==> flow/design.v <==
module circle(input logic clk, input logic rst_n, input logic [2:0] colour,
              input logic [7:0] centre_x, input logic [6:0] centre_y, input logic [7:0] radius,
              input logic start, output logic done,
              output logic [7:0] vga_x, output logic [6:0] vga_y,
              output logic [2:0] vga_colour, output logic vga_plot);
logic y_increment, x_increment, crit1_increment, crit2_increment, loop_start, plot;
logic [9:0] offset_x, next_vgax, offset_y, next_vgay, crit;
logic [3:0] state, next_state, which_octant; 
assign vga_colour = colour; 
localparam x_dimension = 159; 
localparam y_dimension = 119;  
localparam RESET = 4'b0000;
localparam START_DRAWING = 4'b0001;
localparam BIG_LOOP = 4'b0010;
localparam OCTANT_1 = 4'b0011;
localparam OCTANT_2 = 4'b0100;
localparam OCTANT_3 = 4'b0101;
localparam OCTANT_4 = 4'b0110;
localparam OCTANT_5 = 4'b0111;
localparam OCTANT_6 = 4'b1000;
localparam OCTANT_7 = 4'b1001;
localparam OCTANT_8 = 4'b1010;
localparam INCREMENT_Y = 4'b1011;
localparam INCREMENT_CRIT1 = 4'b1100;
localparam INCREMENT_CRIT2 = 4'b1101;
localparam DONE_ALL = 4'b1110;
always_ff @(posedge clk or negedge rst_n) begin 
	if(!rst_n) state = RESET; 
	else state = next_state; 
end  
always_comb begin 
	if (plot ==1 && $signed(next_vgax) >= 0 && $signed(next_vgax) <= x_dimension && $signed(next_vgay) >= 0 && $signed(next_vgay) <= y_dimension)
		vga_plot = 1;
	else vga_plot = 0;
end
always_ff @(posedge clk) begin
	if(loop_start == 1) offset_y <= 10'd0; 
	else if (y_increment) offset_y <= offset_y + 10'd1;
	else offset_y <= offset_y;
end
always_ff @ (posedge clk) begin
	if(loop_start == 1) offset_x <= radius;
	else if (x_increment) offset_x <= offset_x - 10'd1;
	else offset_x <= offset_x;
end
always_ff @ (posedge clk) begin
	if(loop_start == 1) crit <= 10'd1 - radius;
	else if (crit1_increment) crit <= crit + (10'd2 * offset_y) + 10'd1; 
	else if (crit2_increment) crit <= crit + (10'd2 * (offset_y - offset_x)) + 10'd1;
	else crit <= crit;
end  
always_ff @(posedge clk) begin 
	if (loop_start == 1) begin
		next_vgax = centre_x + radius;
		next_vgay = centre_y; end
	else
	case(which_octant) 
	4'd1: begin
		next_vgax = centre_x + offset_x;
		next_vgay = centre_y + offset_y; end
	4'd2: begin
		next_vgax = centre_x + offset_y;
		next_vgay = centre_y + offset_x; end
	4'd3: begin
		next_vgax = centre_x - offset_x;
		next_vgay = centre_y + offset_y; end
	4'd4: begin
		next_vgax = centre_x - offset_y;
		next_vgay = centre_y + offset_x; end
	4'd5: begin
		next_vgax = centre_x - offset_x;
		next_vgay = centre_y - offset_y; end
	4'd6: begin
		next_vgax = centre_x - offset_y;
		next_vgay = centre_y - offset_x; end
	4'd7: begin
		next_vgax = centre_x + offset_x;
		next_vgay = centre_y - offset_y; end
	4'd8: begin
		next_vgax = centre_x + offset_y;
		next_vgay = centre_y - offset_x; end
	default:  begin
		next_vgax = next_vgax;
		next_vgay = next_vgay; end
	endcase
end  
assign vga_x = next_vgax[7:0];
assign vga_y = next_vgay[6:0];
always_comb begin
	case(state)
	RESET: begin
		if (start) begin
			next_state = START_DRAWING; 
			end
		else next_state = RESET;
		end
	START_DRAWING: begin 
			next_state = BIG_LOOP; end 
	BIG_LOOP: begin  
			if ($signed(offset_y) <= $signed(offset_x)) next_state = OCTANT_1;  
			else next_state = DONE_ALL; 
		end
	OCTANT_1: next_state = OCTANT_2; 
	OCTANT_2: next_state = OCTANT_3;  
	OCTANT_3: next_state = OCTANT_4; 
	OCTANT_4: next_state = OCTANT_5; 
	OCTANT_5: next_state = OCTANT_6; 
	OCTANT_6: next_state = OCTANT_7;  
	OCTANT_7: next_state = OCTANT_8; 
	OCTANT_8: next_state = INCREMENT_Y; 
	INCREMENT_Y: next_state = INCREMENT_CRIT1; 
	INCREMENT_CRIT1: begin 
		if($signed(crit) <= 0) next_state = BIG_LOOP; 
		else next_state = INCREMENT_CRIT2;  
		end
	INCREMENT_CRIT2: next_state = BIG_LOOP; 
	DONE_ALL: next_state = DONE_ALL;  
	default: next_state = RESET;  
	endcase
end  
always_comb begin
	case(state) 
	RESET: begin
		loop_start = 0;
		which_octant = 0;
		plot = 0;
		x_increment = 0;
		y_increment = 0;
		crit1_increment = 0;
		crit2_increment  = 0;
		done = 0;
		end
	START_DRAWING: begin
		loop_start = 1;
		which_octant = 0;
		plot = 0;
		x_increment = 0;
		y_increment = 0;
		crit1_increment = 0;
		crit2_increment  = 0;
		done = 0;
		end
	BIG_LOOP: begin
		loop_start = 0;
		which_octant = 0;
		plot = 0;
		x_increment = 0;
		y_increment = 0;
		crit1_increment = 0;
		crit2_increment  = 0;
		done = 0;
		end
	OCTANT_1: begin
		loop_start = 0;
		which_octant = 4'd1;
		plot = 1;
		x_increment = 0;
		y_increment = 0;
		crit1_increment = 0;
		crit2_increment  = 0;
		done = 0;
		end
	OCTANT_2: begin
		loop_start = 0;
		which_octant = 4'd2;
		plot = 1;
		x_increment = 0;
		y_increment = 0;
		crit1_increment = 0;
		crit2_increment  = 0;
		done = 0;
		end
	OCTANT_3: begin
		loop_start = 0;
		which_octant = 4'd3;
		plot = 1;
		x_increment = 0;
		y_increment = 0;
		crit1_increment = 0;
		crit2_increment  = 0;
		done = 0;
		end
	OCTANT_4: begin
		loop_start = 0;
		which_octant = 4'd4;
		plot = 1;
		x_increment = 0;
		y_increment = 0;
		crit1_increment = 0;
		crit2_increment  = 0;
		done = 0;
		end
	OCTANT_5: begin
		loop_start = 0;
		which_octant = 4'd5;
		plot = 1;
		x_increment = 0;
		y_increment = 0;
		crit1_increment = 0;
		crit2_increment  = 0;
		done = 0;
		end
	OCTANT_6: begin
		loop_start = 0;
		which_octant = 4'd6;
		plot = 1;
		x_increment = 0;
		y_increment = 0;
		crit1_increment = 0;
		crit2_increment  = 0;
		done = 0;
		end
	OCTANT_7: begin
		loop_start = 0;
		which_octant = 4'd7;
		plot = 1;
		x_increment = 0;
		y_increment = 0;
		crit1_increment = 0;
		crit2_increment  = 0;
		done = 0;
		end
	OCTANT_8: begin
		loop_start = 0;
		which_octant = 4'd8;
		plot = 1;
		x_increment = 0;
		y_increment = 0;
		crit1_increment = 0;
		crit2_increment  = 0;
		done = 0;
		end
	INCREMENT_Y: begin
		loop_start = 0;
		which_octant = 4'd8;
		plot = 1;
		x_increment = 0;
		y_increment = 1;
		crit1_increment = 0;
		crit2_increment  = 0;
		done = 0;
		end
	INCREMENT_CRIT1: begin
		if($signed(crit) <= 0) begin crit1_increment = 1; x_increment = 0; end 
		else begin x_increment = 1; crit1_increment = 0; end  
		loop_start = 0;
		which_octant = 0;
		plot = 0;
		y_increment = 0;
		crit2_increment  = 0;
		done = 0;
		end
	INCREMENT_CRIT2: begin
		loop_start = 0;
		which_octant = 0;
		plot = 0;
		x_increment = 0;
		y_increment = 0;
		crit1_increment = 0;
		crit2_increment  = 1;
		done = 0;
		end
	DONE_ALL: begin
		loop_start = 0;
		which_octant = 0;
		plot = 0;
		x_increment = 0;
		y_increment = 0;
		crit1_increment = 0;
		crit2_increment  = 0;
		done = 1;
		end
	default:  begin
		loop_start = 0;
		which_octant = 0;
		plot = 0;
		x_increment = 0;
		y_increment = 0;
		crit1_increment = 0;
		crit2_increment  = 0;
		done = 0;
		end
	endcase
end  
endmodule
module reuleaux(input logic clk, input logic rst_n, input logic [2:0] colour,
                input logic [7:0] centre_x, input logic [6:0] centre_y, input logic [7:0] diameter,
                input logic start, output logic done,
                output logic [7:0] vga_x, output logic [6:0] vga_y,
                output logic [2:0] vga_colour, output logic vga_plot);
localparam RESET = 4'b0000;
localparam CIRCLE_1 = 4'b0001;
localparam CIRCLE_2 = 4'b0010;
localparam CIRCLE_3 = 4'b0011;
localparam DONE = 4'b0100;
logic [7:0] corner_x1, corner_y1, corner_x2, corner_y2, corner_x3, corner_y3;
logic circle_1_start, circle_2_start, circle_3_start, circle_1_done, circle_2_done, circle_3_done, circle_1_plot, circle_2_plot, circle_3_plot; 
logic [7:0] circle_1_x, circle_2_x, circle_3_x;
logic [6:0] circle_1_y, circle_2_y, circle_3_y;
logic [3:0] state, next_state;
logic [2:0] circle_1_colour_out, circle_2_colour_out, circle_3_colour_out;
assign vga_colour = colour; 
assign corner_x1 = centre_x + (diameter / 2); 
assign corner_y1 = centre_y + (((diameter * 978122)/564719)/6);
assign corner_x2 = centre_x - (diameter / 2);
assign corner_y2 = centre_y + (((diameter * 978122)/564719)/6);
assign corner_x3 = centre_x;
assign corner_y3 = centre_y - (((diameter * 978122)/564719)/3);
circle circle_1(.clk(clk), .rst_n(rst_n),  .colour(colour),
	.centre_x(corner_x1), .centre_y(corner_y1), .radius(diameter),
	 .start(circle_1_start), .done(circle_1_done), .vga_x(circle_1_x), .vga_y(circle_1_y), 
	.vga_colour(circle_1_colour_out), .vga_plot(circle_1_plot) );
circle circle_2(.clk(clk), .rst_n(rst_n),  .colour(colour),
	.centre_x(corner_x2), .centre_y(corner_y2), .radius(diameter),
	 .start(circle_2_start), .done(circle_2_done), .vga_x(circle_2_x), .vga_y(circle_2_y), 
	.vga_colour(circle_2_colour_out), .vga_plot(circle_2_plot) );
circle circle_3(.clk(clk), .rst_n(rst_n),  .colour(colour),
	.centre_x(corner_x3), .centre_y(corner_y3), .radius(diameter),
	 .start(circle_3_start), .done(circle_3_done), .vga_x(circle_3_x), .vga_y(circle_3_y), 
	.vga_colour(circle_3_colour_out), .vga_plot(circle_3_plot) );
always_comb begin 
	if (circle_1_plot ==1 
			&& $signed(circle_1_x) >= $signed(0) 
			&& $signed(circle_1_x) <= $signed(corner_x3) 
			&& (circle_1_y) >= (corner_y3) 
			&& (circle_1_y) <= (corner_y2) 
		) begin
		vga_x = circle_1_x;
		vga_y = circle_1_y;
		vga_plot = circle_1_plot;
		end
	else if (circle_2_plot == 1 
			&& $signed(circle_2_x) >= $signed(corner_x3)
			&& $signed(circle_2_x) <= $signed(corner_x1) 
			&& (circle_2_y) >= (corner_y3) 
			&& (circle_2_y) <= (corner_y1) 
		) begin
		vga_x = circle_2_x;
		vga_y = circle_2_y;
		vga_plot = circle_2_plot;
		end
	else if (circle_3_plot == 1
			&& $signed(circle_3_x) >= $signed(corner_x2)
			&& $signed(circle_3_x) <= $signed(corner_x1)
			&& (circle_3_y) >= (corner_y3) 
			&& (circle_3_y) <= (corner_y1 + diameter) 
			) begin
		vga_x = circle_3_x;
		vga_y = circle_3_y;
		vga_plot = circle_3_plot;
		end
	else begin 
		vga_x = 0;
		vga_y = 0;
		vga_plot = 0;
		end
end
always_ff @(posedge clk or negedge rst_n) begin 
	if(!rst_n) state = RESET; 
	else state = next_state; 
end  
always_comb begin
	case(state)
	RESET: begin
		if (start) next_state = CIRCLE_1;
		else next_state = RESET;
		end
	CIRCLE_1: begin
		if (circle_1_done) next_state = CIRCLE_2;
		else next_state = CIRCLE_1;
		end
	CIRCLE_2: begin
		if (circle_2_done) next_state = CIRCLE_3;
		else next_state = CIRCLE_2;
		end
	CIRCLE_3: begin
		if (circle_3_done) next_state = DONE;
		else next_state = CIRCLE_3;
		end
	DONE: next_state = DONE;
	default: next_state = RESET;
	endcase
end
always_comb begin  
	case(state)
	RESET: begin
		circle_1_start = 0;
		circle_2_start = 0;
		circle_3_start = 0;
		done = 0; end
	CIRCLE_1:  begin
		circle_1_start = 1;
		circle_2_start = 0;
		circle_3_start = 0;
		done = 0; end
	CIRCLE_2: begin
		circle_1_start = 0;
		circle_2_start = 1;
		circle_3_start = 0;
		done = 0; end
	CIRCLE_3: begin
		circle_1_start = 0;
		circle_2_start = 0;
		circle_3_start = 1;
		done = 0; end
	DONE: begin
		circle_1_start = 0;
		circle_2_start = 0;
		circle_3_start = 0;
		done = 1; end
	default:  begin
		circle_1_start = 0;
		circle_2_start = 0;
		circle_3_start = 0;
		done = 0; end
	endcase
end  
endmodule
== From RTL to reports: reuleaux ==
The steps from the RTL of reuleaux to its reports follow in flow order.
Line numbers count from 1 in the design file above.
A cell with - has no value.

* Top module: reuleaux
* Clock port: clk
* Standard-cell library: sky130hd
* Timing corner: tt_025C_1v80

== Elaborated design ==
Source: Yosys, flattened and elaborated, memories not mapped. Widths are those after wreduce. Registers that Yosys merges into a memory's read port (data or address) are not register bits. Print and check cells do not count. Equal cells are merged and count once.

* Elaborated cells: 346
* Bits of input ports: 29
* Register bits after elaboration: 165
* Output and inout bits: 20

* Magnitude comparators: 30
* Equality and inequality tests: 70
* Divide/modulo/power cells: 3
* $mul: 1
* Mux-type cells: 90
* Reduce/logical cells: 73
* $add $sub $neg: 54

{| class="wikitable"
|+ Operators by type and width
! operator !! count
|-
| divider 32 x 20 -> 32 bit (second input constant) || 1
|-
| parallel mux 10 bit (select 4 bit) || 6
|-
| multiplier 8 x 19 -> 27 bit (second input constant) || 1
|-
| parallel mux 4 bit (select 14 bit) || 3
|-
| 2-to-1 mux 10 bit || 12
|-
| divider 32 x 3 -> 32 bit (second input constant) || 1
|-
| equality test 4 x 3 -> 1 bit (second input constant) || 24
|-
| equality test 4 bit (second input constant) || 24
|-
| parallel mux 4 bit (select 8 bit) || 3
|-
| adder 10 x 1 -> 10 bit (second input constant) || 9
|-
| 2-to-1 mux 8 bit || 9
|-
| divider 32 x 2 -> 32 bit (second input constant) || 1
|-
| greater-or-equal comparator 10 x 1 -> 1 bit (second input constant) || 6
|-
| adder 10 bit || 6
|-
| OR reduction 2 bit || 30
|-
| adder 7 x 10 -> 10 bit || 6
|-
| subtractor 7 x 10 -> 10 bit || 6
|-
| adder 8 x 10 -> 10 bit || 6
|-
| subtractor 8 x 10 -> 10 bit || 6
|-
| equality test 4 x 2 -> 1 bit (second input constant) || 12
|-
| 2-to-1 mux 1 bit || 42
|-
| 2-to-1 mux 7 bit || 6
|-
| subtractor 10 x 1 -> 10 bit (second input constant) || 3
|-
| <= comparator 10 x 1 -> 1 bit (second input constant) || 3
|-
| <= comparator 10 bit || 3
|-
| <= comparator 10 x 8 -> 1 bit (second input constant) || 3
|-
| <= comparator 10 x 9 -> 1 bit (second input constant) || 3
|-
| nonzero test 5 bit || 6
|}

Other operator kinds: 26; their cells: 80.

== Longest topological paths ==
Yosys ltp: most cells in a row. Word level: on the elaborated netlist, between registers, memories and ports. Mapped: between sequential cells and ports; inverters and the memories' decode and read muxes count.

* Depth in word-level cells: 15
* ABC_AREA: 0
* Gate-level depth with buffers: 84
* Depth with buffers taken out: 71

== Netlist ==
The flow's flattened synthesis, as Yosys stat reports it; memories are mapped. The netlist is that of the ABC_AREA named above (0 if unset); the other value can give another one.

* Cell count: 3,847
* Synthesis area: 29,986.3 um^2
* Buffer cells: 152
* Mapped flip-flops: 200

{| class="wikitable"
|+ Cell types
! cell type !! count !! total area (um^2)
|-
| sky130_fd_sc_hd__ha_1 || 348 || 4.35E+03
|-
| sky130_fd_sc_hd__edfxtp_1 || 105 || 3.15E+03
|-
| sky130_fd_sc_hd__xnor2_1 || 249 || 2.18E+03
|-
| sky130_fd_sc_hd__a21oi_1 || 318 || 1.59E+03
|-
| sky130_fd_sc_hd__o21ai_0 || 285 || 1.43E+03
|-
| sky130_fd_sc_hd__nor2_1 || 353 || 1.33E+03
|-
| sky130_fd_sc_hd__fa_1 || 61 || 1.22E+03
|-
| sky130_fd_sc_hd__dfrtp_1 || 46 || 1.15E+03
|-
| sky130_fd_sc_hd__nand2_1 || 292 || 1.1E+03
|-
| sky130_fd_sc_hd__inv_1 || 289 || 1,084.79
|-
| sky130_fd_sc_hd__dfxtp_1 || 45 || 900.864
|-
| sky130_fd_sc_hd__xor2_1 || 97 || 849.565
|-
| sky130_fd_sc_hd__a21o_1 || 70 || 525.504
|-
| sky130_fd_sc_hd__nor3_1 || 98 || 490.47
|-
| sky130_fd_sc_hd__clkbuf_1 || 112 || 420.403
|-
| sky130_fd_sc_hd__nand3_1 || 77 || 385.37
|-
| sky130_fd_sc_hd__nand2b_1 || 57 || 356.592
|-
| sky130_fd_sc_hd__o21bai_1 || 47 || 352.838
|}

Not listed: further types 108, cells in them 898.
The figures by module come from a second, unflattened synthesis with its own total; it is not the netlist above.

* Cells (unflattened synthesis): 4,270
* Area (unflattened synthesis): 33,369.5 um^2

Each row is one instance without its submodules.

{| class="wikitable"
|+ By module
! module !! area (um^2) !! sequential area (um^2) !! cells !! instances
|-
| circle || 5,903.2 || 1,727.9 || 693 || 3
|-
| reuleaux || 15,660.0 || 126.4 || 2,191 || 1
|}

== Path before layout ==
OpenSTA on the mapped netlist: ideal clock, no wires. The path of least setup slack (recovery checks aside). Input and output delay are each 20% of the period. Register names are those of the netlist, which keeps one name where synthesis merged equal registers.

* Kind: input-to-output
* Start: input diameter[6]
* End: output vga_x[0]
* Time at the first pin: 6.800 ns
* Output delay: 6.800 ns
* Period: 34.0 ns
* Driving pins on the path: 74
* Buffers on the path: 10
* Setup slack: 3.752 ns
* Data required time: 27.200 ns
* Data arrival time: 23.448 ns
* Path delay: 16.648 ns
* Synthesis period reached: 30.248 ns

"path delay" = arrival - input delay + setup time.
At an output port there is no setup time.
"driving pins on the path" counts driving pins, that of a launching flip-flop among them; a cell with two outputs on the path counts twice.
"synthesis period reached" = period - worst setup slack (recovery checks aside). The figure is calculated, with input and output delays left at 20% of the set period.
Between the ends stands the longest chain of elaborated cells between them, by number of cells; it is not shown to be the way that was timed. Of several equally long chains one is given.
A line is the first line of the expression or statement that the cell stems from. Yosys adds cells for indexed reads and writes and turns some case tables into memories.

* Cells stage by stage: sky130_fd_sc_hd__clkbuf_1 -> sky130_fd_sc_hd__inv_1 -> sky130_fd_sc_hd__ha_1 -> sky130_fd_sc_hd__inv_1 -> sky130_fd_sc_hd__fa_1 -> sky130_fd_sc_hd__inv_1 -> sky130_fd_sc_hd__fa_1 -> sky130_fd_sc_hd__inv_1 -> sky130_fd_sc_hd__fa_1 -> sky130_fd_sc_hd__inv_1 -> sky130_fd_sc_hd__ha_1 -> sky130_fd_sc_hd__clkbuf_1 -> sky130_fd_sc_hd__a21oi_1 -> sky130_fd_sc_hd__o21ai_1 -> sky130_fd_sc_hd__a211oi_2 -> sky130_fd_sc_hd__o22ai_2 -> sky130_fd_sc_hd__or3_1 -> sky130_fd_sc_hd__or4_1 -> (+38 left out) -> sky130_fd_sc_hd__or3_1 -> sky130_fd_sc_hd__a211o_1 -> sky130_fd_sc_hd__ha_1 -> sky130_fd_sc_hd__fa_1 -> sky130_fd_sc_hd__ha_1 -> sky130_fd_sc_hd__a21o_1 -> sky130_fd_sc_hd__a21o_1 -> sky130_fd_sc_hd__a21oi_1 -> sky130_fd_sc_hd__o21ai_0 -> sky130_fd_sc_hd__a21o_1 -> sky130_fd_sc_hd__a21oi_1 -> sky130_fd_sc_hd__a31oi_1 -> sky130_fd_sc_hd__o311ai_0 -> sky130_fd_sc_hd__and2_1 -> sky130_fd_sc_hd__clkbuf_1 -> sky130_fd_sc_hd__clkbuf_1 -> sky130_fd_sc_hd__a22oi_1 -> sky130_fd_sc_hd__o21ai_0
* Length of the longest elaborated chain: 10
* Elaborated cells on any way between the ends: 30

{| class="wikitable"
|+ RTL lines, path post-synthesis
! item !! line !! RTL
|-
| start, declared || 287 || <nowiki>input logic [7:0] centre_x, input logic [6:0] centre_y, input logic [7:0] diameter,</nowiki>
|-
| multiplier 8 x 19 -> 27 bit || 304 || <nowiki>assign corner_y1 = centre_y + (((diameter * 978122)/564719)/6);</nowiki>
|-
| divider 32 x 20 -> 32 bit || 304 ||
|-
| divider 32 x 3 -> 32 bit || 304 ||
|-
| adder 7 x 8 -> 8 bit || 304 ||
|-
| adder 8 bit || 346 || <nowiki>&& (circle_3_y) <= (corner_y1 + diameter)</nowiki>
|-
| <= comparator 7 x 8 -> 1 bit || 346 ||
|-
| logical AND 1 bit || 342 || <nowiki>else if (circle_3_plot == 1</nowiki>
|-
| 2-to-1 mux 8 bit || 342 ||
|-
| 2-to-1 mux 8 bit || 332 || <nowiki>else if (circle_2_plot == 1</nowiki>
|-
| 2-to-1 mux 8 bit || 322 || <nowiki>if (circle_1_plot ==1</nowiki>
|-
| end, declared || 289 || <nowiki>output logic [7:0] vga_x, output logic [6:0] vga_y,</nowiki>
|}

== Worst path after layout ==
From the final timing report of flow run 2: the path of least setup slack in the routed layout; clock arrival at registers is part of the times.

* Kind: input-to-output
* Start: input diameter[3]
* End: output vga_y[2]
* Buffers on the path: 5
* Output delay: 8.54 ns
* Time at the first pin: 8.54 ns
* Data required time: 34.16 ns
* Setup slack: 3.07 ns
* Driving pins on the path: 70
* Data arrival time: 31.09 ns
* Period: 42.7 ns

Between the ends stands the longest chain of elaborated cells between them, by number of cells; it is not shown to be the way that was timed. Of several equally long chains one is given.

* Cells stage by stage: sky130_fd_sc_hd__clkdlybuf4s50_1 -> sky130_fd_sc_hd__buf_4 -> sky130_fd_sc_hd__inv_1 -> sky130_fd_sc_hd__ha_1 -> sky130_fd_sc_hd__inv_1 -> sky130_fd_sc_hd__fa_1 -> sky130_fd_sc_hd__fa_1 -> sky130_fd_sc_hd__fa_1 -> sky130_fd_sc_hd__inv_1 -> sky130_fd_sc_hd__ha_1 -> sky130_fd_sc_hd__a21oi_1 -> sky130_fd_sc_hd__and2_1 -> sky130_fd_sc_hd__nor3_1 -> sky130_fd_sc_hd__a2111oi_1 -> sky130_fd_sc_hd__a31oi_1 -> sky130_fd_sc_hd__xor2_1 -> sky130_fd_sc_hd__a21o_1 -> sky130_fd_sc_hd__buf_4 -> (+34 left out) -> sky130_fd_sc_hd__fa_1 -> sky130_fd_sc_hd__inv_1 -> sky130_fd_sc_hd__a21oi_1 -> sky130_fd_sc_hd__o21bai_1 -> sky130_fd_sc_hd__xnor2_1 -> sky130_fd_sc_hd__inv_1 -> sky130_fd_sc_hd__ha_1 -> sky130_fd_sc_hd__a21o_1 -> sky130_fd_sc_hd__a21oi_1 -> sky130_fd_sc_hd__xor2_1 -> sky130_fd_sc_hd__ha_1 -> sky130_fd_sc_hd__a21oi_1 -> sky130_fd_sc_hd__nor3_1 -> sky130_fd_sc_hd__nor3_1 -> sky130_fd_sc_hd__and2_2 -> sky130_fd_sc_hd__a22oi_1 -> sky130_fd_sc_hd__o21ai_0 -> sky130_fd_sc_hd__clkdlybuf4s50_1
* Length of the longest elaborated chain: 10
* Elaborated cells on any way between the ends: 30

{| class="wikitable"
|+ RTL lines, path after layout
! item !! line !! RTL
|-
| start, declared || 287 || <nowiki>input logic [7:0] centre_x, input logic [6:0] centre_y, input logic [7:0] diameter,</nowiki>
|-
| multiplier 8 x 19 -> 27 bit || 304 || <nowiki>assign corner_y1 = centre_y + (((diameter * 978122)/564719)/6);</nowiki>
|-
| divider 32 x 20 -> 32 bit || 304 ||
|-
| divider 32 x 3 -> 32 bit || 304 ||
|-
| adder 7 x 8 -> 8 bit || 304 ||
|-
| adder 8 bit || 346 || <nowiki>&& (circle_3_y) <= (corner_y1 + diameter)</nowiki>
|-
| <= comparator 7 x 8 -> 1 bit || 346 ||
|-
| logical AND 1 bit || 342 || <nowiki>else if (circle_3_plot == 1</nowiki>
|-
| 2-to-1 mux 7 bit || 342 ||
|-
| 2-to-1 mux 7 bit || 332 || <nowiki>else if (circle_2_plot == 1</nowiki>
|-
| 2-to-1 mux 7 bit || 322 || <nowiki>if (circle_1_plot ==1</nowiki>
|-
| end, declared || 289 || <nowiki>output logic [7:0] vga_x, output logic [6:0] vga_y,</nowiki>
|}

# Flow runs of reuleaux

Stored flow runs of reuleaux (6 of them; Yosys, OpenROAD, sky130hd). They differ in their settings and are not a sequence. Constraints: input delay and output delay 20% of the set period each, output load 0.01 pF.
By "period achieved" is meant the clock period of the run minus its worst setup slack. This is arithmetic on one report: input and output delays are still those of the set period (20% each).
"worst setup path time" means the part of the period allowed to the worst setup path (the constraints hold back 20% at inputs and 20% at outputs) less its slack; where the path has registers, the arrival times of their clocks count too.

=== Flow run 1 ===
{| class="wikitable"
! Setting !! Value
|-
| ABC_AREA || 1
|-
| CELL_PAD_IN_SITES_DETAIL_PLACEMENT || 2
|-
| GPL_ROUTABILITY_DRIVEN || 0
|-
| HOLD_SLACK_MARGIN || 0.07
|-
| MAX_ROUTING_LAYER || met4
|-
| period_ns || 34.0
|-
| CAP_MARGIN || 20
|-
| CORE_MARGIN || 2
|-
| CORE_UTILIZATION || 40
|-
| SLEW_MARGIN || 20
|}
Did not finish, routing stopped with GRT-0116.

=== Flow run 2 ===
{| class="wikitable"
! Setting !! Value
|-
| CAP_MARGIN || 15
|-
| CORE_ASPECT_RATIO || 0.51
|-
| CORE_MARGIN || 6
|-
| CORE_UTILIZATION || 64
|-
| CTS_CLUSTER_DIAMETER || 123
|-
| CTS_CLUSTER_SIZE || 59
|-
| MAX_ROUTING_LAYER || met4
|-
| SETUP_SLACK_MARGIN || 2.28
|-
| SLEW_MARGIN || 10
|-
| period_ns || 42.7
|-
! Result !! Value
|-
| Utilization after layout || 68.5%
|-
| Worst setup slack after layout || 3.074 ns
|-
| Worst setup path time || 22.55 ns
|-
| Critical path kind || input-to-output
|-
| Chip area after synthesis (Yosys) || 29,986.3 um^2
|-
| Die outline area || 52,489.4 um^2
|-
| Period achieved || 39.626 ns
|-
| Final worst hold slack || 0.389 ns
|-
| Total negative setup slack || 0.000 ns
|}

=== Flow run 3 ===
{| class="wikitable"
! Setting !! Value
|-
| ABC_AREA || 1
|-
| CAP_MARGIN || 40
|-
| CELL_PAD_IN_SITES_DETAIL_PLACEMENT || 0
|-
| CORE_ASPECT_RATIO || 0.91
|-
| CORE_MARGIN || 7
|-
| CORE_UTILIZATION || 70
|-
| GPL_ROUTABILITY_DRIVEN || 0
|-
| GPL_TIMING_DRIVEN || 0
|-
| HOLD_SLACK_MARGIN || 0.07
|-
| MAX_ROUTING_LAYER || met4
|-
| PLACE_DENSITY_LB_ADDON || 0.16
|-
| SETUP_SLACK_MARGIN || -0.45
|-
| SLEW_MARGIN || 30
|-
| TNS_END_PERCENT || 90
|-
| period_ns || 57.6
|-
! Result !! Value
|-
| Worst setup path time || 19.83 ns
|-
| Critical path kind || input-to-output
|-
| Worst setup slack after layout || 14.730 ns
|-
| Chip area after synthesis (Yosys) || 30,983.5 um^2
|-
| Utilization after layout || 75.2%
|-
| Die outline area || 50,355.6 um^2
|-
| Final worst hold slack || 0.377 ns
|-
| Total negative setup slack || 0.000 ns
|-
| Period achieved || 42.870 ns
|}

=== Flow run 4 ===
{| class="wikitable"
! Setting !! Value
|-
| ABC_AREA || 1
|-
| CAP_MARGIN || 40
|-
| CELL_PAD_IN_SITES_DETAIL_PLACEMENT || 0
|-
| CORE_ASPECT_RATIO || 0.91
|-
| CORE_MARGIN || 7
|-
| CORE_UTILIZATION || 70
|-
| GPL_ROUTABILITY_DRIVEN || 0
|-
| GPL_TIMING_DRIVEN || 0
|-
| HOLD_SLACK_MARGIN || 0.07
|-
| MAX_ROUTING_LAYER || met4
|-
| PLACE_DENSITY_LB_ADDON || 0.25
|-
| SETUP_SLACK_MARGIN || -0.45
|-
| period_ns || 57.6
|-
| SLEW_MARGIN || 20
|-
! Result !! Value
|-
| Total negative setup slack || 0.000 ns
|-
| Period achieved || 43.054 ns
|-
| Worst setup slack after layout || 14.546 ns
|-
| Worst setup path time || 20.01 ns
|-
| Critical path kind || input-to-output
|-
| Final worst hold slack || 0.380 ns
|-
| Chip area after synthesis (Yosys) || 30,983.5 um^2
|-
| Die outline area || 50,355.6 um^2
|-
| Utilization after layout || 75.5%
|}

=== Flow run 5 ===
{| class="wikitable"
! Setting !! Value
|-
| ABC_AREA || 1
|-
| CELL_PAD_IN_SITES_DETAIL_PLACEMENT || 1
|-
| CORE_ASPECT_RATIO || 0.91
|-
| CORE_MARGIN || 9
|-
| CORE_UTILIZATION || 47
|-
| GPL_ROUTABILITY_DRIVEN || 0
|-
| HOLD_SLACK_MARGIN || 0.07
|-
| MAX_ROUTING_LAYER || met4
|-
| PLACE_DENSITY_LB_ADDON || 0.25
|-
| SETUP_SLACK_MARGIN || -0.45
|-
| period_ns || 34.0
|-
| CAP_MARGIN || 20
|-
| SLEW_MARGIN || 20
|-
! Result !! Value
|-
| Utilization after layout || 50.8%
|-
| Worst setup path time || 19.85 ns
|-
| Critical path kind || input-to-output
|-
| Chip area after synthesis (Yosys) || 30,983.5 um^2
|-
| Worst setup slack after layout || 0.548 ns
|-
| Die outline area || 75,498.9 um^2
|-
| Period achieved || 33.452 ns
|-
| Total negative setup slack || 0.000 ns
|-
| Final worst hold slack || 0.388 ns
|}

=== Flow run 6 ===
{| class="wikitable"
! Setting !! Value
|-
| CELL_PAD_IN_SITES_DETAIL_PLACEMENT || 1
|-
| HOLD_SLACK_MARGIN || 0.07
|-
| MAX_ROUTING_LAYER || met4
|-
| period_ns || 34.0
|-
| CAP_MARGIN || 20
|-
| CORE_MARGIN || 2
|-
| CORE_UTILIZATION || 40
|-
| SLEW_MARGIN || 20
|-
! Result !! Value
|-
| Total negative setup slack || 0.000 ns
|-
| Utilization after layout || 44.2%
|-
| Worst setup path time || 19.59 ns
|-
| Critical path kind || input-to-output
|-
| Period achieved || 33.191 ns
|-
| Worst setup slack after layout || 0.809 ns
|-
| Chip area after synthesis (Yosys) || 29,986.3 um^2
|-
| Final worst hold slack || 0.394 ns
|-
| Die outline area || 77,172.8 um^2
|}
